==> flow/design.v <==
module top (
    input clk,                   
    input mode,                  
    input song,                  
    input plus,                  
    input minus,                 
    input rst,                   
    input set,                   
    input refer,                 
    input player1,               
    input player2,               
    output reg [8:0] rope,       
    output reg [1:0] sel,        
    output reg [1:0] ledr,       
    output reg [1:0] ledg,       
    output reg [1:0] ledb,       
    output reg [3:0] ledop,      
    output reg [7:0] segdata1,   
    output reg [7:0] segdata0,   
    output reg [7:0] seg,        
    output reg [7:0] sel8,       
    output reg ledplayer1,       
    output reg ledplayer2,       
    output reg buzzer,           
    output reg round_indicator_1, 
    output reg round_indicator_2 
);
wire playsong;                   
wire song_pulse;                 
wire mode_pulse;                 
wire plus_pulse;                 
wire minus_pulse;                
wire set_pulse;                  
wire refer_pulse;                
wire player1_pulse;              
wire player2_pulse;              
wire [1:0] led_slowgreen;        
wire [3:0] led_midyellow;        
wire [1:0] led_fastred;          
wire [8:0] led_rope_afk1;        
wire [1:0] led_win_afk1;         
wire [1:0] led_test_afk1;        
wire [8:0] led_rope_afk2;        
wire [1:0] led_win_afk2;         
wire [1:0] led_test_afk2;        
reg gameoverflag;                    
reg win1;                        
reg win2;                        
reg draw;                        
reg winflag_1;                   
reg winflag_2;                   
reg buzzerflag;                  
reg [1:0] modereg;               
reg [3:0] cycle;                 
reg [2:0] scan;                  
reg [3:0] score1;                
reg [3:0] score2;                
reg [3:0] win;                   
reg [3:0] now_round_reg1;        
reg [3:0] now_round_reg0;        
reg [7:0] secreg;                
reg [3:0] secreg1;               
reg [3:0] secreg0;               
reg [7:0] sec;                   
reg [3:0] sec1;                  
reg [3:0] sec0;                  
reg [4:0] now_round;             
reg [1:0] cntdownsec;            
reg [1:0] buzzer_gameover_1;     
reg [3:0] buzzer_gameover_8;     
reg [3:0] next_state;            
reg [3:0] current_state;         
reg [63:0] dispseg;              
reg [23:0] flick_cnt_1Hz;        
reg [23:0] flick_cnt_2Hz;        
reg [22:0] flick_cnt_4Hz_1;      
reg [22:0] flick_cnt_4Hz_2;      
reg [22:0] flick_cnt_4_33Hz;     
reg [23:0] buzzer_cnt_1Hz;       
reg [22:0] buzzer_cnt_4Hz;       
reg [25:0] buzzer_cnt_0_5Hz;     
reg [23:0] countdown_1Hz;        
reg [23:0] win_cnt_2Hz;          
parameter init              = 4'd0;
parameter time_set          = 4'd1;
parameter round_set         = 4'd2;
parameter finish_setting    = 4'd3;
parameter counting_down     = 4'd4;
parameter gaming            = 4'd5;
parameter check             = 4'd6;
parameter gameover          = 4'd7;
debounce mode_debounce (                               
    .clk (clk),
    .rst (rst),
    .key (mode),
    .key_pulse (mode_pulse)
);
debounce song_debounce (                               
    .clk (clk),
    .rst (rst),
    .key (song),
    .key_pulse (song_pulse)
);
debounce sec_plus_debounce (                               
    .clk (clk),
    .rst (rst),
    .key (plus),
    .key_pulse (plus_pulse)
);
debounce sec_minus_debounce (                               
    .clk (clk),
    .rst (rst),
    .key (minus),
    .key_pulse (minus_pulse)
);
debounce set_debounce (                               
    .clk (clk),
    .rst (rst),
    .key (set),
    .key_pulse (set_pulse)
);
debounce refer_debounce (                               
    .clk (clk),
    .rst (rst),
    .key (refer),
    .key_pulse (refer_pulse)
);
debounce player1_debounce (                               
    .clk (clk),
    .rst (rst),
    .key (player1),
    .key_pulse (player1_pulse)
);
debounce player2_debounce (                               
    .clk (clk),
    .rst (rst),
    .key (player2),
    .key_pulse (player2_pulse)
);
breath_led_slow greenslow (
    .clk(clk),
    .rst(rst),
    .ledslow1(led_slowgreen[0]),
    .ledslow2(led_slowgreen[1])
);
breath_led_mid yellowmid (
    .clk(clk),
    .rst(rst),
    .ledmid11(led_midyellow[0]),
    .ledmid12(led_midyellow[1]),
    .ledmid21(led_midyellow[2]),
    .ledmid22(led_midyellow[3])
);
breath_led_fast redfast (
    .clk(clk),
    .rst(rst),
    .ledfast1(led_fastred[0]),
    .ledfast2(led_fastred[1])
);
breath_led_afk1 afk1(
    .clk(clk),
    .rst(rst),
    .ledafkrope(led_rope_afk1),
    .ledafk1(led_win_afk1[0]),
    .ledafk2(led_win_afk1[1]),
    .ledafk3(led_test_afk1[0]),
    .ledafk4(led_test_afk1[1])
);
breath_led_afk2 afk2(
    .clk(clk),
    .rst(rst),
    .ledafkrope(led_rope_afk2),
    .ledafk1(led_win_afk2[0]),
    .ledafk2(led_win_afk2[1]),
    .ledafk3(led_test_afk2[0]),
    .ledafk4(led_test_afk2[1])
);
playsongs bgm(
    .clk(clk),
    .rst(gameoverflag),
    .song(song_pulse),
    .buzzer(playsong)
);
always @(posedge clk or negedge rst)
begin
    if(!rst)
    begin
        ledop[1] <= 0;
        current_state <= init;
    end
    else
    begin
        current_state <= next_state;
        ledop[1] <= 1;
    end
end
always @(posedge clk)
begin
    case(current_state)
    init:   next_state <= time_set;
    time_set:
    begin
        if(set_pulse)
        next_state <= round_set;
    end
    round_set:
    begin
        if(set_pulse)
        next_state <= finish_setting;
    end
    finish_setting:
    begin
        if(refer_pulse)
        next_state <= counting_down;
    end
    counting_down:
    begin
        if(cntdownsec == 0)
        next_state <= gaming;
    end
    gaming:
    begin
        if(secreg > 0)
        begin
            if(rope[0] || rope[8])
            next_state <= check;
        end
        else
        next_state<= check;
    end
    check:
    begin
        if((score1 == win)|| (score2 == win))
        next_state <= gameover;
        else
        begin
            if(refer_pulse)
            next_state <= counting_down;
        end
    end
    gameover:
    begin
        next_state <= gameover;
    end
    endcase
end
always @(posedge clk)
begin
    case(current_state)
    init:
    begin
        score1  <= 0;
        score2  <= 0;
        win1    <= 0;
        win2    <= 0;
        now_round<=1;
        draw    <= 0;
    end
    gaming:
    begin
        if      (rope[0])   begin win1 <= 1; win2 <= 0; end
        else if (rope[8])   begin win1 <= 0; win2 <= 1; end
        else if ((rope[0]||rope[1]||rope[2]||rope[3])&&(secreg == 0)) begin win1 <= 1; win2 <= 0; end
        else if ((rope[5]||rope[6]||rope[7]||rope[8])&&(secreg == 0)) begin win1 <= 0; win2 <= 1; end
        else if (rope[4]&&(secreg == 0)) begin draw <= 1; end
    end
    check:
    begin
        if      (win1)  begin score1 <= score1 + 1; now_round <= now_round + 1; win1 <= 0; end
        else if (win2)  begin score2 <= score2 + 1; now_round <= now_round + 1; win2 <= 0; end
        else if (draw)  begin now_round <= now_round + 1; draw <= 0; end
    end
    default:
    begin
        win1 <= 0;
        win2 <= 0;
    end
    endcase
end
always @(posedge clk)
begin
    case(current_state)
    init:
    begin
        ledr    <= 2'b00;
        ledg    <= 2'b11;
        ledb    <= 2'b11;
    end
    time_set:
    begin
    if(set_pulse)  
    begin
        ledr[1] <= 1;
        ledg[1] <= 0;
    end
    end
    round_set:
    begin
    if(set_pulse)  
    begin
        ledr[0] <= 1;
        ledg[0] <= 0;
    end  
    end
    finish_setting:
    begin
        if(refer_pulse)
        begin
            ledr <= 2'b11;
            ledg <= 2'b11;
            ledb <= 2'b11;
            flick_cnt_4Hz_1 <= 0;
        end
    end
    counting_down:
    begin
        if(flick_cnt_4Hz_1 >= 3_000)
        begin
            ledr <= ~ledr;
            ledg <= ~ledg;
            ledb <= ~ledb;
            flick_cnt_4Hz_1 <= 0;
        end
        else flick_cnt_4Hz_1 <= flick_cnt_4Hz_1 + 1;
        if(cntdownsec == 0)
        begin
            ledr <= 2'b11;
            ledg <= 2'b11;
            ledb <= 2'b11;
        end
    end
    gaming:
    begin
        if(rope[4])
        begin
            ledg[0] <= led_slowgreen[0];
            ledg[1] <= led_slowgreen[1];
            ledr[1] <= 1;
            ledr[0] <= 1;
        end
        else if(rope[2]||rope[3]||rope[5]||rope[6])
        begin
            ledg[0] <= led_midyellow[0];
            ledr[0] <= led_midyellow[1];
            ledg[1] <= led_midyellow[2];
            ledr[1] <= led_midyellow[3];
        end
        else if(rope[0]||rope[1]||rope[7]||rope[8])
        begin
            ledg[0] <= 1;
            ledg[1] <= 1;
            ledr[0] <= led_fastred[0];
            ledr[1] <= led_fastred[1];
        end
    end
    default:
    begin
        ledr    <= 2'b11;
        ledg    <= 2'b11;
        ledb    <= 2'b11;
        flick_cnt_4Hz_1 <= 0;
    end
    endcase
end
always @(posedge clk)
begin
    case(current_state)
    init:
    begin
        sec     <= 5;
        win     <= 1;
    end
    time_set:
    begin
        if(plus_pulse)  
        begin
            if (sec >= 95)
            sec <= 5;
            else
            sec <= sec + 5;
        end
        if(minus_pulse)  
        begin
            if (sec <= 5)
            sec <= 95;
            else
            sec <= sec - 5;
        end
    end
    round_set:
    begin
        if(plus_pulse)  
        begin
            if(win == 9) win <= 1;
            else win <= win + 1;
        end
        if(minus_pulse)  
        begin
            if(win == 1) win <= 9;
            else win <= win - 1;
        end
    end
    default: begin win <= win; end
    endcase
end
always @(posedge clk)
begin
    case(current_state)
    init:
    begin
        ledop[3] <= 1;
        ledop[2] <= 1;
        ledop[0] <= 1;
    end
    time_set:
    begin
        if(set) ledop[0] <= 1;
        else    ledop[0] <= 0;
        if(plus)ledop[2] <= 1;
        else    ledop[2] <= 0;
        if(minus)ledop[3] <= 1;
        else    ledop[3] <= 0;
    end
    round_set:
    begin
        if(set) ledop[0] <= 1;
        else    ledop[0] <= 0;
        if(plus)ledop[2] <= 1;
        else    ledop[2] <= 0;
        if(minus)ledop[3] <= 1;
        else    ledop[3] <= 0;
    end
    default:
    begin
        ledop[3] <= 1;
        ledop[2] <= 1;
        ledop[0] <= 1;
    end
    endcase
end
always @(posedge clk)
begin
    case(current_state)
    counting_down:
    begin
        if(flick_cnt_1Hz >= 12_000)
        begin
            cntdownsec <= cntdownsec - 1;
            flick_cnt_1Hz <= 0;
        end
        else flick_cnt_1Hz <= flick_cnt_1Hz + 1;
    end
    default:
    begin
        flick_cnt_1Hz <= 0;
        cntdownsec <= 3;
    end
    endcase
end
always @(posedge clk)
begin
    case(current_state)
    init: countdown_1Hz <= 0;
    counting_down:
    begin
        secreg <= sec;
    end
    gaming:
    begin
        if(countdown_1Hz >= 12_000)
        begin
            countdown_1Hz <= 0;
            secreg <= secreg - 1;
        end
        else countdown_1Hz <= countdown_1Hz + 1;
    end
    check:
    begin
        if(rope[0]||rope[8])    secreg <= secreg;
        if(secreg == 0)         secreg <= secreg;
    end
    endcase
end
always @(posedge clk)
begin
    if(current_state == init)
    begin
        sec1    <= 0;
        sec0    <= 0;
        secreg1 <= 0;
        secreg0 <= 0;
        now_round_reg1 <= 0;
        now_round_reg0 <= 0;
    end
    sec0 <= sec % 10;
    sec1 <= sec / 10;
    secreg0 <= secreg % 10;
    secreg1 <= secreg / 10;
    now_round_reg0 <= now_round % 10;
    now_round_reg1 <= now_round / 10;
end
always @(posedge clk)
begin
    case(current_state)
    init:
    begin
        sel <= 2'b11;
        flick_cnt_2Hz <= 0;
    end
    time_set:
    begin
        if(flick_cnt_2Hz>=6_000)
        begin
            sel <= ~sel;
            flick_cnt_2Hz <= 0;
        end
        else flick_cnt_2Hz <= flick_cnt_2Hz + 1;
    end
    round_set:
    begin
    sel[0] <= 1;
    if(flick_cnt_2Hz>=6_000)
        begin
            sel[1] <= ~sel[1];
            flick_cnt_2Hz <= 0;
        end
    else flick_cnt_2Hz <= flick_cnt_2Hz + 1;
    end
    finish_setting: sel <= 2'b00;
    counting_down: sel <= 2'b10;
    gaming: sel <= 2'b00;
    endcase
end
always @(posedge clk)
begin
    case(current_state)
    init: dispseg <= 64'h0;
    time_set:
    begin
    case(sec0)
        0: segdata0 <= 8'h3f;
        5: segdata0 <= 8'h6d;
    endcase
    case(sec1)
        0: segdata1 <= 8'h3f;
        1: segdata1 <= 8'h06;
        2: segdata1 <= 8'h5b;
        3: segdata1 <= 8'h4f;
        4: segdata1 <= 8'h66;
        5: segdata1 <= 8'h6d;
        6: segdata1 <= 8'h7d;
        7: segdata1 <= 8'h07;
        8: segdata1 <= 8'h7f;
        9: segdata1 <= 8'h6f;
    endcase
    end
    round_set:
    begin
    case(win)
        1: segdata1 <= 8'h06;
        2: segdata1 <= 8'h5b;
        3: segdata1 <= 8'h4f;
        4: segdata1 <= 8'h66;
        5: segdata1 <= 8'h6d;
        6: segdata1 <= 8'h7d;
        7: segdata1 <= 8'h07;
        8: segdata1 <= 8'h7f;
        9: segdata1 <= 8'h6f;
    endcase
    end
    finish_setting:
    begin
    case(sec0)
        0: segdata0 <= 8'h3f;
        5: segdata0 <= 8'h6d;
    endcase
    case(sec1)
        0: segdata1 <= 8'h3f;
        1: segdata1 <= 8'h06;
        2: segdata1 <= 8'h5b;
        3: segdata1 <= 8'h4f;
        4: segdata1 <= 8'h66;
        5: segdata1 <= 8'h6d;
        6: segdata1 <= 8'h7d;
        7: segdata1 <= 8'h07;
        8: segdata1 <= 8'h7f;
        9: segdata1 <= 8'h6f;
    endcase
    case(win)
    1:
    begin
        dispseg[63:56] <= 8'h06;     
        dispseg[55:48] <= 8'h40;     
        dispseg[47:40] <= 8'h3f;     
        dispseg[39:32] <= 8'h3f;     
        dispseg[31:24] <= 8'h3f;     
        dispseg[23:16] <= 8'h40;     
        dispseg[15:8]  <= 8'h40;     
        dispseg[7:0]   <= 8'h3f;     
    end
    2:
    begin
        dispseg[63:56] <= 8'h5b;     
        dispseg[55:48] <= 8'h40;     
        dispseg[47:40] <= 8'h3f;     
        dispseg[39:32] <= 8'h3f;     
        dispseg[31:24] <= 8'h3f;     
        dispseg[23:16] <= 8'h40;     
        dispseg[15:8]  <= 8'h40;     
        dispseg[7:0]   <= 8'h3f;     
    end
    3:
    begin
        dispseg[63:56] <= 8'h4f;     
        dispseg[55:48] <= 8'h40;     
        dispseg[47:40] <= 8'h3f;     
        dispseg[39:32] <= 8'h3f;     
        dispseg[31:24] <= 8'h3f;     
        dispseg[23:16] <= 8'h40;     
        dispseg[15:8]  <= 8'h40;     
        dispseg[7:0]   <= 8'h3f;     
    end
    4:
    begin
        dispseg[63:56] <= 8'h66;     
        dispseg[55:48] <= 8'h40;     
        dispseg[47:40] <= 8'h3f;     
        dispseg[39:32] <= 8'h3f;     
        dispseg[31:24] <= 8'h3f;     
        dispseg[23:16] <= 8'h40;     
        dispseg[15:8]  <= 8'h40;     
        dispseg[7:0]   <= 8'h3f;     
    end
    5:
    begin
        dispseg[63:56] <= 8'h6d;     
        dispseg[55:48] <= 8'h40;     
        dispseg[47:40] <= 8'h3f;     
        dispseg[39:32] <= 8'h3f;     
        dispseg[31:24] <= 8'h3f;     
        dispseg[23:16] <= 8'h40;     
        dispseg[15:8]  <= 8'h40;     
        dispseg[7:0]   <= 8'h3f;     
    end
    6:
    begin
        dispseg[63:56] <= 8'h7d;     
        dispseg[55:48] <= 8'h40;     
        dispseg[47:40] <= 8'h3f;     
        dispseg[39:32] <= 8'h3f;     
        dispseg[31:24] <= 8'h3f;     
        dispseg[23:16] <= 8'h40;     
        dispseg[15:8]  <= 8'h40;     
        dispseg[7:0]   <= 8'h3f;     
    end
    7:
    begin
        dispseg[63:56] <= 8'h07;     
        dispseg[55:48] <= 8'h40;     
        dispseg[47:40] <= 8'h3f;     
        dispseg[39:32] <= 8'h3f;     
        dispseg[31:24] <= 8'h3f;     
        dispseg[23:16] <= 8'h40;     
        dispseg[15:8]  <= 8'h40;     
        dispseg[7:0]   <= 8'h3f;     
    end
    8:
    begin
        dispseg[63:56] <= 8'h7f;     
        dispseg[55:48] <= 8'h40;     
        dispseg[47:40] <= 8'h3f;     
        dispseg[39:32] <= 8'h3f;     
        dispseg[31:24] <= 8'h3f;     
        dispseg[23:16] <= 8'h40;     
        dispseg[15:8]  <= 8'h40;     
        dispseg[7:0]   <= 8'h3f;     
    end
    9:
    begin
        dispseg[63:56] <= 8'h6f;     
        dispseg[55:48] <= 8'h40;     
        dispseg[47:40] <= 8'h3f;     
        dispseg[39:32] <= 8'h3f;     
        dispseg[31:24] <= 8'h3f;     
        dispseg[23:16] <= 8'h40;     
        dispseg[15:8]  <= 8'h40;     
        dispseg[7:0]   <= 8'h3f;     
    end
    endcase
    end
    counting_down:
    begin
    case(now_round_reg1)
        0: dispseg[47:40] <=8'h3f;
        1: dispseg[47:40] <=8'h06;
        2: dispseg[47:40] <=8'h5b;
        3: dispseg[47:40] <=8'h4f;
        4: dispseg[47:40] <=8'h66;
        5: dispseg[47:40] <=8'h6d;
        6: dispseg[47:40] <=8'h7d;
        7: dispseg[47:40] <=8'h07;
        8: dispseg[47:40] <=8'h7f;
        9: dispseg[47:40] <=8'h6f;
    endcase
    case(now_round_reg0)
        0: dispseg[39:32] <=8'h3f;
        1: dispseg[39:32] <=8'h06;
        2: dispseg[39:32] <=8'h5b;
        3: dispseg[39:32] <=8'h4f;
        4: dispseg[39:32] <=8'h66;
        5: dispseg[39:32] <=8'h6d;
        6: dispseg[39:32] <=8'h7d;
        7: dispseg[39:32] <=8'h07;
        8: dispseg[39:32] <=8'h7f;
        9: dispseg[39:32] <=8'h6f;
    endcase
    case(cntdownsec)   
        3: segdata0 <= 8'h4f;
        2: segdata0 <= 8'h5b;
        1: segdata0 <= 8'h06;
        0: segdata0 <= 8'h3f;
    endcase
    end
    gaming:
    begin
    case(secreg0)
        0: segdata0 <= 8'h3f;
        1: segdata0 <= 8'h06;
        2: segdata0 <= 8'h5b;
        3: segdata0 <= 8'h4f;
        4: segdata0 <= 8'h66;
        5: segdata0 <= 8'h6d;
        6: segdata0 <= 8'h7d;
        7: segdata0 <= 8'h07;
        8: segdata0 <= 8'h7f;
        9: segdata0 <= 8'h6f;
    endcase
    case(secreg1)
        0: segdata1 <= 8'h3f;
        1: segdata1 <= 8'h06;
        2: segdata1 <= 8'h5b;
        3: segdata1 <= 8'h4f;
        4: segdata1 <= 8'h66;
        5: segdata1 <= 8'h6d;
        6: segdata1 <= 8'h7d;
        7: segdata1 <= 8'h07;
        8: segdata1 <= 8'h7f;
        9: segdata1 <= 8'h6f;
    endcase
    end
    check:
    begin
    case(score1)
        0: dispseg[31:24] <= 8'h3f;
        1: dispseg[31:24] <= 8'h06;
        2: dispseg[31:24] <= 8'h5b;
        3: dispseg[31:24] <= 8'h4f;
        4: dispseg[31:24] <= 8'h66;
        5: dispseg[31:24] <= 8'h6d;
        6: dispseg[31:24] <= 8'h7d;
        7: dispseg[31:24] <= 8'h07;
        8: dispseg[31:24] <= 8'h7f;
        9: dispseg[31:24] <= 8'h6f;
    endcase
    case(score2)
        0: dispseg[7 : 0] <= 8'h3f;
        1: dispseg[7 : 0] <= 8'h06;
        2: dispseg[7 : 0] <= 8'h5b;
        3: dispseg[7 : 0] <= 8'h4f;
        4: dispseg[7 : 0] <= 8'h66;
        5: dispseg[7 : 0] <= 8'h6d;
        6: dispseg[7 : 0] <= 8'h7d;
        7: dispseg[7 : 0] <= 8'h07;
        8: dispseg[7 : 0] <= 8'h7f;
        9: dispseg[7 : 0] <= 8'h6f;
    endcase
    end
    gameover:
    begin
    if(score1 == win)
    begin
        dispseg[63:56] <= 8'h7d;
        dispseg[55:48] <= 8'h7d;
        dispseg[47:40] <= 8'h7d;
        dispseg[39:32] <= 8'h7d;
        dispseg[31:24] <= 8'h38;
        dispseg[23:16] <= 8'h3f;
        dispseg[15:8]  <= 8'h6d;
        dispseg[7:0]   <= 8'h79;
    end
    if(score2 == win)
    begin
        dispseg[63:56] <= 8'h38;
        dispseg[55:48] <= 8'h3f;
        dispseg[47:40] <= 8'h6d;
        dispseg[39:32] <= 8'h79;
        dispseg[31:24] <= 8'h7d;
        dispseg[23:16] <= 8'h7d;
        dispseg[15:8]  <= 8'h7d;
        dispseg[7:0]   <= 8'h7d;
    end
    end
    endcase
end
always @(posedge clk)
begin
    if(current_state >= finish_setting)
    begin
        scan <= scan + 1;
        case(scan)
        3'd0: begin sel8 <= 8'b1111_1110; seg <= dispseg[7:0]; end
        3'd1: begin sel8 <= 8'b1111_1101; seg <= dispseg[15:8]; end
        3'd2: begin sel8 <= 8'b1111_1011; seg <= dispseg[23:16]; end
        3'd3: begin sel8 <= 8'b1111_0111; seg <= dispseg[31:24]; end
        3'd4: begin sel8 <= 8'b1110_1111; seg <= dispseg[39:32]; end
        3'd5: begin sel8 <= 8'b1101_1111; seg <= dispseg[47:40]; end
        3'd6: begin sel8 <= 8'b1011_1111; seg <= dispseg[55:48]; end
        3'd7: begin sel8 <= 8'b0111_1111; seg <= dispseg[63:56]; end
        endcase
    end
    else sel8 <= 8'b1111_1111;
    if(current_state == init)
    begin
        scan <= 0;
        seg  <= 8'h00;
    end
end
always @(posedge clk)
begin
    case(current_state)
    init:
    begin
        flick_cnt_4_33Hz <= 0;
        cycle <= 1;
        winflag_2 <= 0;
        flick_cnt_4Hz_2 <= 0;
        rope <= 9'b0000_0_0000;
    end
    time_set:
    begin
        if      (modereg == 2'b00) rope <= led_rope_afk1;
        else if (modereg == 2'b01)
        begin
            rope[8:5] <= led_rope_afk2[8:5];
            rope[3:0] <= led_rope_afk2[3:0];
            rope[4] <= led_rope_afk2[4];
        end
        else if (modereg == 2'b10) rope <= 9'b1111_1_1111;
        else if (modereg == 2'b11) rope <= 9'b0000_0_0000;
    end
    round_set:
    begin
        if      (modereg == 2'b00) rope <= led_rope_afk1;
        else if (modereg == 2'b01)
        begin
            rope[8:5] <= led_rope_afk2[8:5];
            rope[3:0] <= led_rope_afk2[3:0];
            rope[4] <= led_rope_afk2[4];
        end
        else if (modereg == 2'b10) rope <= 9'b1111_1_1111;
        else if (modereg == 2'b11) rope <= 9'b0000_0_0000;
    end
    finish_setting: rope <= 9'b0000_0_0000;
    counting_down:
    begin
        if (flick_cnt_4_33Hz >= 2_769)
        begin
            cycle <= cycle + 1;
            flick_cnt_4_33Hz <= 0;
        end
        else flick_cnt_4_33Hz <= flick_cnt_4_33Hz + 1;
        case(cycle)
            1: rope <= 9'b1000_0_0001;
            2: rope <= 9'b0100_0_0010;
            3: rope <= 9'b0010_0_0100;
            4: rope <= 9'b0001_0_1000;
            5: rope <= 9'b0000_1_0000;
            6: rope <= 9'b0001_0_1000;
            7: rope <= 9'b0010_0_0100;
            8: rope <= 9'b0100_0_0010;
            9: rope <= 9'b1000_0_0001;
            10:rope <= 9'b0100_0_0010;
            11:rope <= 9'b0010_0_0100;
            12:rope <= 9'b0001_0_1000;
            13:rope <= 9'b0000_1_0000;
        endcase
    end
    gaming:
    begin
        if(player1_pulse) rope <= {rope[7:0],rope[8]};
        if(player2_pulse) rope <= {rope[0],rope[8:1]};
    end
    check:
    begin
        if((score1==win || score2==win )) winflag_2 <= 1;
        rope <= rope;
        flick_cnt_4_33Hz <= 0;
        cycle <= 1;
    end
    gameover:
    begin
        if((score1==win || score2==win ) && (winflag_2 == 1))
        begin
            rope <= 9'b0101_0_1010;
            winflag_2 <= 0;
        end
        if(flick_cnt_4Hz_2 >= 3_000)
        begin
            rope <= ~rope;
            flick_cnt_4Hz_2 <= 0;
        end
        else flick_cnt_4Hz_2 <= flick_cnt_4Hz_2 + 1;
    end
    default:
    begin
        flick_cnt_4_33Hz <= 0;
        cycle <= 1;
    end
    endcase
end
always @(posedge clk)
begin
    case(current_state)
    time_set:
    begin
        if(set_pulse||plus_pulse||minus_pulse||buzzerflag)
        begin
            if(buzzer_cnt_4Hz <= 1_500)
            begin
                buzzerflag <= 1;
                buzzer <= 1;
                buzzer_cnt_4Hz <= buzzer_cnt_4Hz + 1;
            end
            else
            begin
                buzzerflag <= 0;
                buzzer <= 0;
                buzzer_cnt_4Hz <= 0;
            end
        end
    end
    round_set:
    begin
        if(plus_pulse||minus_pulse||buzzerflag)
        begin
            if(buzzer_cnt_4Hz <= 1_500)
            begin
                buzzerflag <= 1;
                buzzer <= 1;
                buzzer_cnt_4Hz <= buzzer_cnt_4Hz + 1;
            end
            else
            begin
                buzzerflag <= 0;
                buzzer <= 0;
                buzzer_cnt_4Hz <= 0;
            end
        end
        if(set_pulse) buzzerflag <= 1;
    end
    finish_setting:
    begin
        if(buzzer_cnt_4Hz <= 1_500 && buzzerflag == 1)
        begin
            buzzerflag <= 1;
            buzzer <= 1;
            buzzer_cnt_4Hz <= buzzer_cnt_4Hz + 1;
        end
        else
        begin
            buzzerflag <= 0;
            buzzer <= 0;
            buzzer_cnt_4Hz <= 0;
        end
    end
    counting_down:
    begin
        if(buzzer_cnt_1Hz >= 6_000)
        begin
            buzzer <= ~buzzer;
            buzzer_cnt_1Hz <= 0;
        end
        else buzzer_cnt_1Hz <= buzzer_cnt_1Hz + 1;
    end
    check:
    begin
        if((score1==win || score2==win )) winflag_1 <= 1;
        if(buzzer_cnt_4Hz >= 1_500 && buzzer_gameover_8 < 8)
        begin
            buzzer <= ~buzzer;
            buzzer_cnt_4Hz <= 0;
            buzzer_gameover_8 <= buzzer_gameover_8 + 1;
        end
        else buzzer_cnt_4Hz <= buzzer_cnt_4Hz + 1;
    end
    gameover:
    begin
        if((score1==win || score2==win ) && (winflag_1 == 1))
        begin
            buzzer <= ~buzzer;
            winflag_1 <= 0;
        end
        if(buzzer_cnt_0_5Hz >= 24_000 && buzzer_gameover_1 < 1)
        begin
            buzzer <= ~buzzer;
            buzzer_cnt_0_5Hz <= 0;
            gameoverflag <= 1;
            buzzer_gameover_1 <= buzzer_gameover_1 + 1;
        end
        else buzzer_cnt_0_5Hz <= buzzer_cnt_0_5Hz + 1;
        if(buzzer_gameover_1 == 1)  buzzer <= playsong;
    end
    default:
    begin
        buzzer <= 0;
        buzzer_gameover_8 <= 0;
        buzzer_gameover_1 <= 0;
        buzzer_cnt_4Hz <= 0;
        buzzer_cnt_0_5Hz <= 0;
        winflag_1 <= 0;
        buzzerflag <= 0;
        gameoverflag <= 0;
    end 
    endcase
    if(current_state == init) buzzer_cnt_1Hz <= 0;
end
always @(posedge clk) 
begin
    case(current_state)
    time_set:
    begin
        if(modereg == 2'b00)
        begin
            ledplayer1 <= led_win_afk1[0];  
            ledplayer2 <= led_win_afk1[1];
        end
        else if(modereg == 2'b01)
        begin
            ledplayer1 <= led_win_afk2[0];  
            ledplayer2 <= led_win_afk2[1];
        end
        else if(modereg == 2'b10)
        begin
            ledplayer1 <= 1;  
            ledplayer2 <= 1;
        end
        else if(modereg == 2'b11)
        begin
            ledplayer1 <= 0;  
            ledplayer2 <= 0;
        end
    end
    round_set:
    begin
        if(modereg == 2'b00)
        begin
            ledplayer1 <= led_win_afk1[0];  
            ledplayer2 <= led_win_afk1[1];
        end
        else if(modereg == 2'b01)
        begin
            ledplayer1 <= led_win_afk2[0];  
            ledplayer2 <= led_win_afk2[1];
        end
        else if(modereg == 2'b10)
        begin
            ledplayer1 <= 1;  
            ledplayer2 <= 1;
        end
        else if(modereg == 2'b11)
        begin
            ledplayer1 <= 0;  
            ledplayer2 <= 0;
        end
    end
    check:
    begin
        if(win_cnt_2Hz >= 3_000)
        begin
            win_cnt_2Hz <= 0;
            if(rope[0]||rope[1]||rope[2]||rope[3])
            ledplayer1 <= ~ledplayer1;
            if(rope[5]||rope[6]||rope[7]||rope[8])
            ledplayer2 <= ~ledplayer2;
        end
        else win_cnt_2Hz <= win_cnt_2Hz + 1;
    end
    gameover:
    begin
        if(win_cnt_2Hz >= 3_000)
        begin
            win_cnt_2Hz <= 0;
            if(score1 == win)
            ledplayer1 <= ~ledplayer1;
            if(score2 == win)
            ledplayer2 <= ~ledplayer2;
        end
        else win_cnt_2Hz <= win_cnt_2Hz + 1;
    end
    default:
    begin
        ledplayer1 <= 0;
        ledplayer2 <= 0;
        win_cnt_2Hz <= 0;
    end
    endcase
end
always @(posedge clk)
begin
    case(current_state)
    time_set:
    begin
        if(modereg == 2'b00)
        begin
            round_indicator_1 <= led_test_afk1[0];
            round_indicator_2 <= led_test_afk1[1];
        end
        else if(modereg == 2'b01)
        begin
            round_indicator_1 <= led_test_afk2[0];
            round_indicator_2 <= led_test_afk2[1];
        end
        else if(modereg == 2'b10)
        begin
            round_indicator_1 <= 1;
            round_indicator_2 <= 1;
        end
        else if(modereg == 2'b11)
        begin
            round_indicator_1 <= 0;
            round_indicator_2 <= 0;
        end
    end
    round_set:
    begin
        if(modereg == 2'b00)
        begin
            round_indicator_1 <= led_test_afk1[0];
            round_indicator_2 <= led_test_afk1[1];
        end
        else if(modereg == 2'b01)
        begin
            round_indicator_1 <= led_test_afk2[0];
            round_indicator_2 <= led_test_afk2[1];
        end
        else if(modereg == 2'b10)
        begin
            round_indicator_1 <= 1;
            round_indicator_2 <= 1;
        end
        else if(modereg == 2'b11)
        begin
            round_indicator_1 <= 0;
            round_indicator_2 <= 0;
        end
    end
    default:
    begin
        round_indicator_1 <= 0;
        round_indicator_2 <= 0;
    end
    endcase
end
always @(posedge clk or negedge rst)
begin
    if(!rst) modereg <= 2'b00;
    else if(mode_pulse) modereg <= modereg + 1;
end
endmodule
module debounce (clk,rst,key,key_pulse);
parameter       N  =  1;                       
input             clk;
input             rst;
input 	[N-1:0]   key;                         
output  [N-1:0]   key_pulse;                   
reg     [N-1:0]   key_rst_pre;                 
reg     [N-1:0]   key_rst;                     
wire    [N-1:0]   key_edge;                    
always @(posedge clk or negedge rst)
begin
    if (!rst) begin
        key_rst <= {N{1'b1}};                 
        key_rst_pre <= {N{1'b1}};
    end
    else begin
        key_rst <= key;                      
        key_rst_pre <= key_rst;              
    end    
end
assign key_edge = key_rst_pre & (~key_rst); 
reg	[7:0]	  cnt;                        
always @(posedge clk or negedge rst)
begin
    if(!rst)
        cnt <= 8'h0;
    else if(key_edge)
        cnt <= 8'h0;
    else
        cnt <= cnt + 1'h1;
end  
reg     [N-1:0]   key_sec_pre;                 
reg     [N-1:0]   key_sec;                    
always @(posedge clk or negedge rst)
begin
    if (!rst) 
        key_sec <= {N{1'b1}};                
    else if (cnt==8'hff)
        key_sec <= key;  
end
always @(posedge clk or negedge rst)
begin
    if (!rst)
        key_sec_pre <= {N{1'b1}};
    else                   
        key_sec_pre <= key_sec;             
end      
assign key_pulse = key_sec_pre & (~key_sec);     
endmodule
module breath_led_slow(clk,rst,ledslow1,ledslow2);
input clk;             	 
input rst;             	 
output reg ledslow1;     
output reg ledslow2;
reg [24:0] cnt1;       	 
reg [24:0] cnt2;       	 
reg flag;              	 
parameter   CNT_NUM = 40;	 
always@(posedge clk or negedge rst) begin 
	if(!rst) begin
		cnt1<=13'd0;
		end 
	else begin
		if(cnt1>=CNT_NUM-1) 
			cnt1<=1'b0;
		else 
			cnt1<=cnt1+1'b1; 
		end
	end
always@(posedge clk or negedge rst) begin 
	if(!rst) begin
		cnt2<=13'd0;
		flag<=1'b0;
	end 
	else begin
		if(cnt1==CNT_NUM-1) begin	 
			if(!flag) begin       	 
				if(cnt2>=CNT_NUM-1)	 
					flag<=1'b1;
				else
					cnt2<=cnt2+1'b1;
			end 
			else begin           	 
				if(cnt2<=0)          
					flag<=1'b0;
				else 
					cnt2<=cnt2-1'b1;
			end
		end
	else cnt2<=cnt2;   	 
	ledslow1 <= (cnt1<cnt2)?1'b0:1'b1;
	ledslow2 <= (cnt2<cnt1)?1'b0:1'b1;
	end
end
endmodule
module breath_led_mid(clk,rst,ledmid11,ledmid12,ledmid21,ledmid22);
input clk;             	 
input rst;             	 
output reg ledmid11;     
output reg ledmid12;
output reg ledmid21;
output reg ledmid22;
reg [24:0] cnt1;       	 
reg [24:0] cnt2;       	 
reg flag;              	 
parameter   CNT_NUM = 24;	 
always@(posedge clk or negedge rst) begin 
	if(!rst) begin
		cnt1<=13'd0;
		end 
	else begin
		if(cnt1>=CNT_NUM-1) 
			cnt1<=1'b0;
		else 
			cnt1<=cnt1+1'b1; 
		end
	end
always@(posedge clk or negedge rst) begin 
	if(!rst) begin
		cnt2<=13'd0;
		flag<=1'b0;
	end 
	else begin
		if(cnt1==CNT_NUM-1) begin	 
			if(!flag) begin       	 
				if(cnt2>=CNT_NUM-1)	 
					flag<=1'b1;
				else
					cnt2<=cnt2+1'b1;
			end 
			else begin           	 
				if(cnt2<=0)          
					flag<=1'b0;
				else 
					cnt2<=cnt2-1'b1;
			end
		end
	else cnt2<=cnt2;   	 
	ledmid11 <= (cnt1<cnt2)?1'b0:1'b1;
	ledmid12 <= ledmid11;
	ledmid21 <= (cnt2<cnt1)?1'b0:1'b1;
	ledmid22 <= ledmid21;
	end
end
endmodule
module breath_led_fast(clk,rst,ledfast1,ledfast2);
input clk;             	 
input rst;             	 
output reg ledfast1;     
output reg ledfast2;
reg [24:0] cnt1;       	 
reg [24:0] cnt2;       	 
reg flag;              	 
parameter   CNT_NUM = 15;	 
always@(posedge clk or negedge rst) begin 
	if(!rst) begin
		cnt1<=13'd0;
		end 
	else begin
		if(cnt1>=CNT_NUM-1) 
			cnt1<=1'b0;
		else 
			cnt1<=cnt1+1'b1; 
		end
	end
always@(posedge clk or negedge rst) begin 
	if(!rst) begin
		cnt2<=13'd0;
		flag<=1'b0;
	end 
	else begin
		if(cnt1==CNT_NUM-1) begin	 
			if(!flag) begin       	 
				if(cnt2>=CNT_NUM-1)	 
					flag<=1'b1;
				else
					cnt2<=cnt2+1'b1;
			end 
			else begin           	 
				if(cnt2<=0)          
					flag<=1'b0;
				else 
					cnt2<=cnt2-1'b1;
			end
		end
	else cnt2<=cnt2;   	 
	ledfast1 <= (cnt1<cnt2)?1'b0:1'b1;
	ledfast2 <= (cnt2<cnt1)?1'b0:1'b1;
	end
end
endmodule
module breath_led_afk1(clk,rst,ledafkrope,ledafk1,ledafk2,ledafk3,ledafk4);
input clk;             	 
input rst;             	 
output reg [8:0] ledafkrope;     
output reg ledafk1;
output reg ledafk2;
output reg ledafk3;
output reg ledafk4;
reg [24:0] cnt1;       	 
reg [24:0] cnt2;       	 
reg flag;              	 
parameter   CNT_NUM = 40;	 
always@(posedge clk or negedge rst) begin 
	if(!rst) begin
		cnt1<=13'd0;
		end 
	else begin
		if(cnt1>=CNT_NUM-1) 
			cnt1<=1'b0;
		else 
			cnt1<=cnt1+1'b1; 
		end
	end
always@(posedge clk or negedge rst) begin 
	if(!rst) begin
		cnt2<=13'd0;
		flag<=1'b0;
	end 
	else begin
		if(cnt1==CNT_NUM-1) begin	 
			if(!flag) begin       	 
				if(cnt2>=CNT_NUM-1)	 
					flag<=1'b1;
				else
					cnt2<=cnt2+1'b1;
			end 
			else begin           	 
				if(cnt2<=0)          
					flag<=1'b0;
				else 
					cnt2<=cnt2-1'b1;
			end
		end
	else cnt2<=cnt2;   	 
	ledafkrope[8] <= (cnt1<cnt2)?1'b0:1'b1;
	ledafkrope[7] <= (cnt1<cnt2)?1'b0:1'b1;
	ledafkrope[6] <= (cnt1<cnt2)?1'b0:1'b1;
	ledafkrope[5] <= (cnt1<cnt2)?1'b0:1'b1;
	ledafkrope[4] <= (cnt1<cnt2)?1'b0:1'b1;
	ledafkrope[3] <= (cnt1<cnt2)?1'b0:1'b1;
	ledafkrope[2] <= (cnt1<cnt2)?1'b0:1'b1;
	ledafkrope[1] <= (cnt1<cnt2)?1'b0:1'b1;
	ledafkrope[0] <= (cnt1<cnt2)?1'b0:1'b1;
	ledafk1 <= (cnt1<cnt2)?1'b0:1'b1;
	ledafk2 <= (cnt1<cnt2)?1'b0:1'b1;
	ledafk3 <= (cnt1<cnt2)?1'b0:1'b1;
	ledafk4 <= (cnt1<cnt2)?1'b0:1'b1;
	end
end
endmodule
module breath_led_afk2(clk,rst,ledafkrope,ledafk1,ledafk2,ledafk3,ledafk4);
input clk;             	 
input rst;             	 
output reg [8:0] ledafkrope;     
output reg ledafk1;
output reg ledafk2;
output reg ledafk3;
output reg ledafk4;
reg [24:0] cnt1;       	 
reg [24:0] cnt2;       	 
reg flag;              	 
parameter   CNT_NUM = 40;	 
always@(posedge clk or negedge rst) begin 
	if(!rst) begin
		cnt1<=13'd0;
		end 
	else begin
		if(cnt1>=CNT_NUM-1) 
			cnt1<=1'b0;
		else 
			cnt1<=cnt1+1'b1; 
		end
	end
always@(posedge clk or negedge rst) begin 
	if(!rst) begin
		cnt2<=13'd0;
		flag<=1'b0;
	end 
	else begin
		if(cnt1==CNT_NUM-1) begin	 
			if(!flag) begin       	 
				if(cnt2>=CNT_NUM-1)	 
					flag<=1'b1;
				else
					cnt2<=cnt2+1'b1;
			end 
			else begin           	 
				if(cnt2<=0)          
					flag<=1'b0;
				else 
					cnt2<=cnt2-1'b1;
			end
		end
	else cnt2<=cnt2;   	 
	ledafkrope[8] <= (cnt1<cnt2)?1'b0:1'b1;
	ledafkrope[7] <= (cnt1<cnt2)?1'b0:1'b1;
	ledafkrope[6] <= (cnt1<cnt2)?1'b0:1'b1;
	ledafkrope[5] <= (cnt1<cnt2)?1'b0:1'b1;
	ledafkrope[4] <= (cnt1>cnt2)?1'b0:1'b1;
	ledafkrope[3] <= (cnt1<cnt2)?1'b0:1'b1;
	ledafkrope[2] <= (cnt1<cnt2)?1'b0:1'b1;
	ledafkrope[1] <= (cnt1<cnt2)?1'b0:1'b1;
	ledafkrope[0] <= (cnt1<cnt2)?1'b0:1'b1;
	ledafk1 <= (cnt1>cnt2)?1'b0:1'b1;
	ledafk2 <= (cnt1>cnt2)?1'b0:1'b1;
	ledafk3 <= (cnt1>cnt2)?1'b0:1'b1;
	ledafk4 <= (cnt1>cnt2)?1'b0:1'b1;
	end
end
endmodule
module playsongs(
    input clk,
    input rst,
    input song,
    output reg buzzer
);
parameter   N_sil= 440,  
            N_do = 458,  
            N_re = 408,  
            N_mi = 364,  
            N_fa = 343,  
            N_so = 306,  
            N_la = 272,  
            N_si = 243,  
            stoptime= 11,
            dotime  = 13,
            retime  = 14,
            mitime  = 16,
            fatime  = 17,
            sotime  = 19,
            latime  = 22,
            sitime  = 24;
reg [16:0]	cnt0;	     
reg [10:0]	cnt1;	     
reg	[6 :0]	cnt2;	     
reg	[16:0]	pre_set;	 
wire[16:0]	pre_div;	 
reg	[10:0]	cishu;	     
wire[10:0]	cishu_div;	 
reg [1: 0]  flag;	     
reg	[6 :0]	YINFU;	     
always @(posedge clk or negedge rst)
begin
    if(!rst)        flag <= 2'b00;
    else if(song)   flag <= flag + 1;
end
always @(posedge clk or negedge rst)
begin
    if(!rst)                YINFU <= 66;
    else if(flag == 2'b00)  YINFU <= 66;
    else if(flag == 2'b01)  YINFU <= 48;
    else if(flag == 2'b10)  YINFU <= 36;
    else                    YINFU <= 1;
end
always @(posedge clk or negedge rst)
begin
    if(!rst)                    cnt0 <= 0;
    else if(flag == 2'b11)      cnt0 <= 0;
    else if(song)               cnt0 <= 0;
    else
    begin
        if(cnt0 == pre_set - 1) cnt0 <= 0;
        else                    cnt0 <= cnt0 + 1;
    end
end
always @(posedge clk or negedge rst)
begin
    if(!rst)                    cnt1 <= 0;
    else if(flag == 2'b11)      cnt1 <= 0;
    else if(song)               cnt1 <= 0;
    else
    begin
        if(cnt0 == pre_set - 1)
        begin
            if(cnt1 == cishu)   cnt1 <= 0;
            else                cnt1 <= cnt1 + 1;
        end
    end
end
always @(posedge clk or negedge rst)
begin
    if(!rst)                        cnt2 <= 0;
    else if(flag == 2'b11)          cnt2 <= 0;
    else if(song)                   cnt2 <= 0;
    else
    begin
        if(cnt1 == cishu && cnt0 == pre_set - 1)
        begin
            if(cnt2 == YINFU - 1)   cnt2 <= 0;
            else                    cnt2 <= cnt2 + 1;
        end
    end
end
always @(*)
begin
    case(pre_set)
        N_sil:cishu<= stoptime;
        N_do:cishu <= dotime;
        N_re:cishu <= retime;
        N_mi:cishu <= mitime;
        N_fa:cishu <= fatime;
        N_so:cishu <= sotime;
        N_la:cishu <= latime;
        N_si:cishu <= sitime;
        default:cishu <= stoptime;
    endcase
end
always @(*)
begin
    if(flag == 2'b00)
    begin
        case(cnt2)	 
            0 : pre_set <= N_mi;
            1 : pre_set <= N_mi;
            2 : pre_set <= N_fa;
            3 : pre_set <= N_so;
            4 : pre_set <= N_so;
            5 : pre_set <= N_fa;
            6 : pre_set <= N_mi;
            7 : pre_set <= N_re;
            8 : pre_set <= N_do;
            9 : pre_set <= N_do;
            10: pre_set <= N_re;
            11: pre_set <= N_mi;            
            12: pre_set <= N_mi;
            13: pre_set <= N_re;
            14: pre_set <= N_re;
            15: pre_set <= N_sil;
            16: pre_set <= N_mi;
            17: pre_set <= N_mi;
            18: pre_set <= N_fa;
            19: pre_set <= N_so;
            20: pre_set <= N_so;
            21: pre_set <= N_fa;
            22: pre_set <= N_mi;
            23: pre_set <= N_re;
            24: pre_set <= N_do;
            25: pre_set <= N_do;
            26: pre_set <= N_re;
            27: pre_set <= N_mi;
            28: pre_set <= N_re;
            29: pre_set <= N_do;
            30: pre_set <= N_do;
            31: pre_set <= N_sil;
            32: pre_set <= N_re;
            33: pre_set <= N_re;
            34: pre_set <= N_mi;
            35: pre_set <= N_do;
            36: pre_set <= N_re;
            37: pre_set <= N_mi;
            38: pre_set <= N_fa;
            39: pre_set <= N_mi;
            40: pre_set <= N_do;
            41: pre_set <= N_re;
            42: pre_set <= N_mi;
            43: pre_set <= N_fa;
            44: pre_set <= N_mi;
            45: pre_set <= N_re;
            46: pre_set <= N_do;
            47: pre_set <= N_re;
            48: pre_set <= N_so;
            49: pre_set <= N_sil;
            50: pre_set <= N_mi;
            51: pre_set <= N_mi;
            52: pre_set <= N_fa;
            53: pre_set <= N_so;
            54: pre_set <= N_so;
            55: pre_set <= N_fa;
            56: pre_set <= N_mi;
            57: pre_set <= N_re;
            58: pre_set <= N_do;
            59: pre_set <= N_do;
            60: pre_set <= N_re;
            61: pre_set <= N_mi;
            62: pre_set <= N_re;
            63: pre_set <= N_do;
            64: pre_set <= N_do;
            65: pre_set <= N_sil;
            default: pre_set <= N_sil;
        endcase
    end
    else if (flag == 2'b01)
    begin
        case(cnt2)	 
            0 : pre_set <= N_do;
            1 : pre_set <= N_do;
            2 : pre_set <= N_so;
            3 : pre_set <= N_so;
            4 : pre_set <= N_la;
            5 : pre_set <= N_la;
            6 : pre_set <= N_so;
            7 : pre_set <= N_sil;
            8 : pre_set <= N_fa;
            9 : pre_set <= N_fa;
            10: pre_set <= N_mi;
            11: pre_set <= N_mi;
            12: pre_set <= N_re;
            13: pre_set <= N_re;
            14: pre_set <= N_do;
            15: pre_set <= N_sil;
            16: pre_set <= N_so;
            17: pre_set <= N_so;
            18: pre_set <= N_fa;
            19: pre_set <= N_fa;
            20: pre_set <= N_mi;
            21: pre_set <= N_mi;
            22: pre_set <= N_re;
            23: pre_set <= N_sil;
            24: pre_set <= N_so;
            25: pre_set <= N_so;
            26: pre_set <= N_fa;
            27: pre_set <= N_fa;
            28: pre_set <= N_mi;
            29: pre_set <= N_mi;
            30: pre_set <= N_re;
            31: pre_set <= N_sil;
            32: pre_set <= N_do;
            33: pre_set <= N_do;
            34: pre_set <= N_so;
            35: pre_set <= N_so;
            36: pre_set <= N_la;
            37: pre_set <= N_la;
            38: pre_set <= N_so;
            39: pre_set <= N_sil;
            40: pre_set <= N_fa;
            41: pre_set <= N_fa;
            42: pre_set <= N_mi;
            43: pre_set <= N_mi;
            44: pre_set <= N_re;
            45: pre_set <= N_re;
            46: pre_set <= N_do;
            47: pre_set <= N_sil;
            default: pre_set <= N_sil;
        endcase
    end
    else if (flag == 2'b10)
    begin
        case(cnt2)	 
            0 : pre_set <= N_do;
            1 : pre_set <= N_re;
            2 : pre_set <= N_mi;
            3 : pre_set <= N_do;
            4 : pre_set <= N_do;
            5 : pre_set <= N_re;
            6 : pre_set <= N_mi;
            7 : pre_set <= N_do;
            8 : pre_set <= N_mi;
            9 : pre_set <= N_fa;
            10: pre_set <= N_so;
            11: pre_set <= N_sil;
            12: pre_set <= N_mi;
            13: pre_set <= N_fa;
            14: pre_set <= N_so;
            15: pre_set <= N_sil;
            16: pre_set <= N_so;
            17: pre_set <= N_la;
            18: pre_set <= N_so;
            19: pre_set <= N_fa;
            20: pre_set <= N_mi;
            21: pre_set <= N_do;
            22: pre_set <= N_so;
            23: pre_set <= N_la;
            24: pre_set <= N_so;
            25: pre_set <= N_fa;
            26: pre_set <= N_mi;
            27: pre_set <= N_do;
            28: pre_set <= N_re;
            29: pre_set <= N_so;
            30: pre_set <= N_do;
            31: pre_set <= N_sil;
            32: pre_set <= N_re;
            33: pre_set <= N_so;
            34: pre_set <= N_do;
            35: pre_set <= N_sil;
            default: pre_set <= N_sil;
        endcase
    end
    else    pre_set <= N_sil;
end
assign pre_div = pre_set / 2;
assign cishu_div = cishu * 4 / 5;
always @(posedge clk or negedge rst)
begin
    if(!rst)                    buzzer <= 0;
    else if(pre_set != N_sil)
    begin
        if(cnt1 < cishu_div)
        begin
            if(cnt0 < pre_div)  buzzer <= 0;
            else                buzzer <= 1;
        end
        else                    buzzer <= 0;
    end
    else                        buzzer <= 0;
end
endmodule
# == Tool chain data of top ==
# What the tools print for top, step after step.
# Lines are those of the file above, counted from 1.
# Library cell names are shortened.
# Not given: -
# setup
top,top
clock_port,clk
lib,sky130hd
corner,tt_025C_1v80

# == Elaborated design ==
# Counts by Yosys on the flattened word-level netlist (proc, flatten, opt, wreduce; memories kept). Register bits leave out memories and registers merged into their read ports (data or address). Print and check cells are left out.
# Memory sizes are those after Yosys's memory passes, which may raise the word count (mostly to a power of two), join words into wider ones and drop unused or constant bits.
# word_totals
regBits,861
word_cells,908
romBits,2048
mem_count,3
output_inout_bits,58
# classes
cmp,43
div,7
n_mux,283
bitwise,52
eq_ne,203
addsub,53
reduce_logical,127
# memory_table
name,size,width,rd,write_ports,line,rtl
(name not given),128,8,1,0,1582,case(cnt2)
(name not given),64,8,1,0,1654,case(cnt2)
(name not given),64,8,1,0,1708,case(cnt2)
# ops
operator,count
case mux 8 bit (select 10 bit),7
two-way mux 25 bit,20
divider 8 x 4 -> 32 bit (second input constant),2
remainder unit 8 x 4 -> 32 bit (second input constant),2
adder 25 x 1 -> 25 bit (second input constant),10
two-way mux 8 bit,28
two-way mux 23 bit,9
< comparator 25 bit,8
equality test 4 x 3 -> 1 bit (second input constant),41
case mux 8 bit (select 4 bit),5
>= comparator 25 x 6 -> 1 bit (second input constant),6
case mux 24 bit (select 2 bit),3
case mux 8 bit (select 3 bit),6
two-way mux 17 bit,8
divider 5 x 4 -> 32 bit (second input constant),1
remainder unit 5 x 4 -> 32 bit (second input constant),1
case mux 8 bit (select 8 bit),2
subtractor 25 x 1 -> 25 bit (second input constant),5
less-or-equal comparator 25 x 1 -> 1 bit (second input constant),5
adder 24 x 1 -> 24 bit (second input constant),5
two-way mux 4 bit,30
case mux 23 bit (select 5 bit),1
equality test 17 x 9 -> 1 bit (second input constant),6
two-way mux 1 bit,102
divider 13 x 3 -> 32 bit (second input constant),1
two-way mux 24 bit,4
adder 23 x 1 -> 23 bit (second input constant),4
case mux 23 bit (select 2 bit),2
# Other operator kinds: 112; their cells: 444.

# == Depth ==
# Longest topological path by Yosys (ltp), each cell counted once; first at word level (registers and memories cut), then after technology mapping (sequential cells cut; the memories' decode and read muxes count).
# logic_depth
word_depth,11
ABC_AREA,0
mapped_depth,32
ltp_nobuf,29

# == Mapped cells and area ==
# The flow's flattened synthesis, as Yosys stat reports it; memories are mapped. The netlist is that of the ABC_AREA named above (0 if unset); the other value can give another one.
# Totals and module areas in this step are rounded.
# synth_totals
buffers,176
yosys_area_um2,47000
cells,4893
ff_cells,824
sequential_area_um2,22000
# by_type
type,count
edfxtp_1,328
dfrtp_1,368
ha_1,368
nor2_1,514
dfxtp_1,95
xnor2_1,213
o21ai_0,297
nand2_1,370
a21oi_1,267
xor2_1,153
inv_1,287
nand3_1,187
dfstp_2,33
nor4_1,95
a21o_1,78
nor2b_1,92
clkbuf_1,142
nor3_1,101
# Not listed: further types 74, cells in them 905.
# The figures by module come from a second, unflattened synthesis with its own total; it is not the netlist above.
# unflattened
hier_cells,5338
area_unflattened_um2,51000
# Rows give one instance, submodules left out.
# modules
module,n_inst,mod_area_um2,mod_seq_area_um2,n_cells
top,1,22000,12000,2209
playsongs,1,5300,1100,680
breath_led_afk2,1,4000,1300,437
debounce,8,490,310,43
breath_led_mid,1,3900,1400,422
breath_led_slow,1,3800,1300,425
breath_led_fast,1,3800,1300,397
breath_led_afk1,1,3800,1300,424

# == Timing after synthesis ==
# Source: OpenSTA report_checks on the synthesized netlist (no wires, ideal clock, input and output delay 20% of the period each), path of least setup slack; recovery checks are left aside. Register names are those of the netlist, which keeps one name where synthesis merged equal registers.
# synth_path
path_kind,reg2reg
from,register bgm.cnt2[0]
to,register bgm.buzzer
clock_period_ns,10.0
t_required_ns,9.935
slack_ns,3.633
t_first_pin_ns,0.000
t_arrival_ns,6.302
setup_ns,0.065
delay_ns,6.367
path_stages,31
period_less_setup_slack_ns,6.367
# "delay_ns" is the arrival time less input delay plus setup time.
# "path_stages" counts driving pins, that of a launching flip-flop among them; a cell with two outputs on the path counts twice.
# "period_less_setup_slack_ns" is the clock period less the worst setup slack; recovery checks do not enter. This is arithmetic on one report: input and output delays are still those of the set period (20% each).
# Between the ends stands the longest chain of elaborated cells between them, by number of cells; it is not shown to be the way that was timed. Of several equally long chains one is given.
# Each line given opens the expression or statement behind the cell; cells for indexed reads and writes are added by Yosys, which also makes memories of some case tables.
# The chain passes a memory read, where the word-level depth is cut; so it can be longer than that depth.
# A register here has more assigning lines than the two given.
# synth_via
path_cell_list,dfrtp_1 > clkbuf_1 > clkbuf_1 > inv_1 > ha_1 > clkbuf_1 > a2111oi_0 > o21ai_0 > a311oi_1 > inv_1 > ha_1 > mux2_2 > and4_1 > a21oi_1 > inv_1 > nand2_1 > ha_1 > nor3_1 > a41oi_1 > a21o_1 > nand2_1 > ha_1 > o21a_1 > o22ai_1 > a211oi_1 > ha_1 > a21o_1 > a21oi_1 > o211ai_1 > a41oi_1 > o211a_1
elab_chain_len,11
# synth_rtl
element,line,rtl
start: declaration,1505,reg [6 :0] cnt2;
start: assignment,1552,if(!rst)                        cnt2 <= 0;
start: assignment,1560,else                    cnt2 <= cnt2 + 1;
memory (64 x 8 bit),1708,case(cnt2)
two-way mux 17 bit,1708,
two-way mux 17 bit,1706,else if (flag == 2'b10)
two-way mux 17 bit,1652,else if (flag == 2'b01)
two-way mux 17 bit,1580,if(flag == 2'b00)
equality test 17 x 8 -> 1 bit,1566,case(pre_set)
case mux 5 bit (select 7 bit),1566,
divider 13 x 3 -> 32 bit,1751,assign cishu_div = cishu * 4 / 5;
< comparator 11 bit,1757,if(cnt1 < cishu_div)
two-way mux 1 bit,1757,
two-way mux 1 bit,1755,else if(pre_set != N_sil)
end: assignment,1754,if(!rst)                    buzzer <= 0;
end: assignment,1759,if(cnt0 < pre_div)  buzzer <= 0;
end: declaration,1485,output reg buzzer

# == Worst path after layout ==
# From the final timing report of entry A: the path of least setup slack in the routed layout; clock arrival at registers is part of the times.
# layout_path
path_kind,reg2reg
from,register bgm.cnt2[0]
to,register bgm.buzzer
t_arrival_ns,8.23
t_required_ns,9.09
t_first_pin_ns,0.68
setup_ns,0.06
clock_period_ns,8.43
slack_ns,0.86
path_stages,29
# Between the ends stands the longest chain of elaborated cells between them, by number of cells; it is not shown to be the way that was timed. Of several equally long chains one is given.
# The chain passes a memory read, where the word-level depth is cut; so it can be longer than that depth.
# A register here has more assigning lines than the two given.
# layout_via
path_cell_list,dfrtp_1 > inv_1 > ha_1 > a2111oi_0 > o21ai_0 > a311oi_1 > buf_4 > inv_1 > ha_1 > mux2_2 > and4_1 > a21oi_1 > inv_1 > nand2_1 > ha_1 > nor3_1 > a41oi_1 > a21o_1 > nand2_1 > ha_1 > a21oi_1 > o21ai_0 > a211oi_1 > ha_1 > a21o_1 > a21oi_1 > o211ai_1 > a41oi_1 > o211a_1
elab_chain_len,11
# layout_rtl
element,line,rtl
start: declaration,1505,reg [6 :0] cnt2;
start: assignment,1552,if(!rst)                        cnt2 <= 0;
start: assignment,1560,else                    cnt2 <= cnt2 + 1;
memory (64 x 8 bit),1708,case(cnt2)
two-way mux 17 bit,1708,
two-way mux 17 bit,1706,else if (flag == 2'b10)
two-way mux 17 bit,1652,else if (flag == 2'b01)
two-way mux 17 bit,1580,if(flag == 2'b00)
equality test 17 x 8 -> 1 bit,1566,case(pre_set)
case mux 5 bit (select 7 bit),1566,
divider 13 x 3 -> 32 bit,1751,assign cishu_div = cishu * 4 / 5;
< comparator 11 bit,1757,if(cnt1 < cishu_div)
two-way mux 1 bit,1757,
two-way mux 1 bit,1755,else if(pre_set != N_sil)
end: assignment,1754,if(!rst)                    buzzer <= 0;
end: assignment,1759,if(cnt0 < pre_div)  buzzer <= 0;
end: declaration,1485,output reg buzzer

# Measured results for top: 3 stored runs of the Yosys and OpenROAD flow on sky130hd. The settings differ; the order carries no meaning. The constraints put input and output delay at 20% of the set period each and load the outputs with 0.01 pF.
# "achievedPeriod_ns" is the run's clock period less its worst setup slack. It is reckoned from that one timing run; input and output delays stay at 20% of the period that was set.
# "worst_path_ns" means the part of the period allowed to the worst setup path (the constraints hold back 20% at inputs and 20% at outputs) less its slack; where the path has registers, the arrival times of their clocks count too.
# "fin_power_uw" rests on the timing tool's default activity at the inputs, not on a simulated workload.
# The results are shown rounded.
# Among the settings, - means not set for that run.
stored run,CAP_MARGIN,CELL_PAD_IN_SITES_DETAIL_PLACEMENT,CORE_MARGIN,CORE_UTILIZATION,GPL_ROUTABILITY_DRIVEN,MAX_ROUTING_LAYER,SLEW_MARGIN,TNS_END_PERCENT,period_ns,CORE_ASPECT_RATIO,GPL_TIMING_DRIVEN,MIN_ROUTING_LAYER,CTS_CLUSTER_DIAMETER,PLACE_DENSITY,fin_util_pct,fin_power_uw,die_um2,achievedPeriod_ns,worst_path_ns,timing.worst_path_kind,synthArea_um2,setup_worst_slack_ns,final_setup_tns_ns
entry A,30,2,4,16,1,met4,0,80,8.43,-,-,-,-,-,19,15000,300000,7.568,7.57,reg2reg,47000,0.86,0.000
entry B,20,-,2,32,-,-,20,-,10.0,1.63,0,met1,-,-,37,12000,150000,8.316,8.32,reg2reg,47000,1.7,0.000
entry C,20,1,2,40,0,-,20,-,10.0,-,-,-,231,0.6,46,12000,120000,7.757,7.76,reg2reg,47000,2.2,0.000
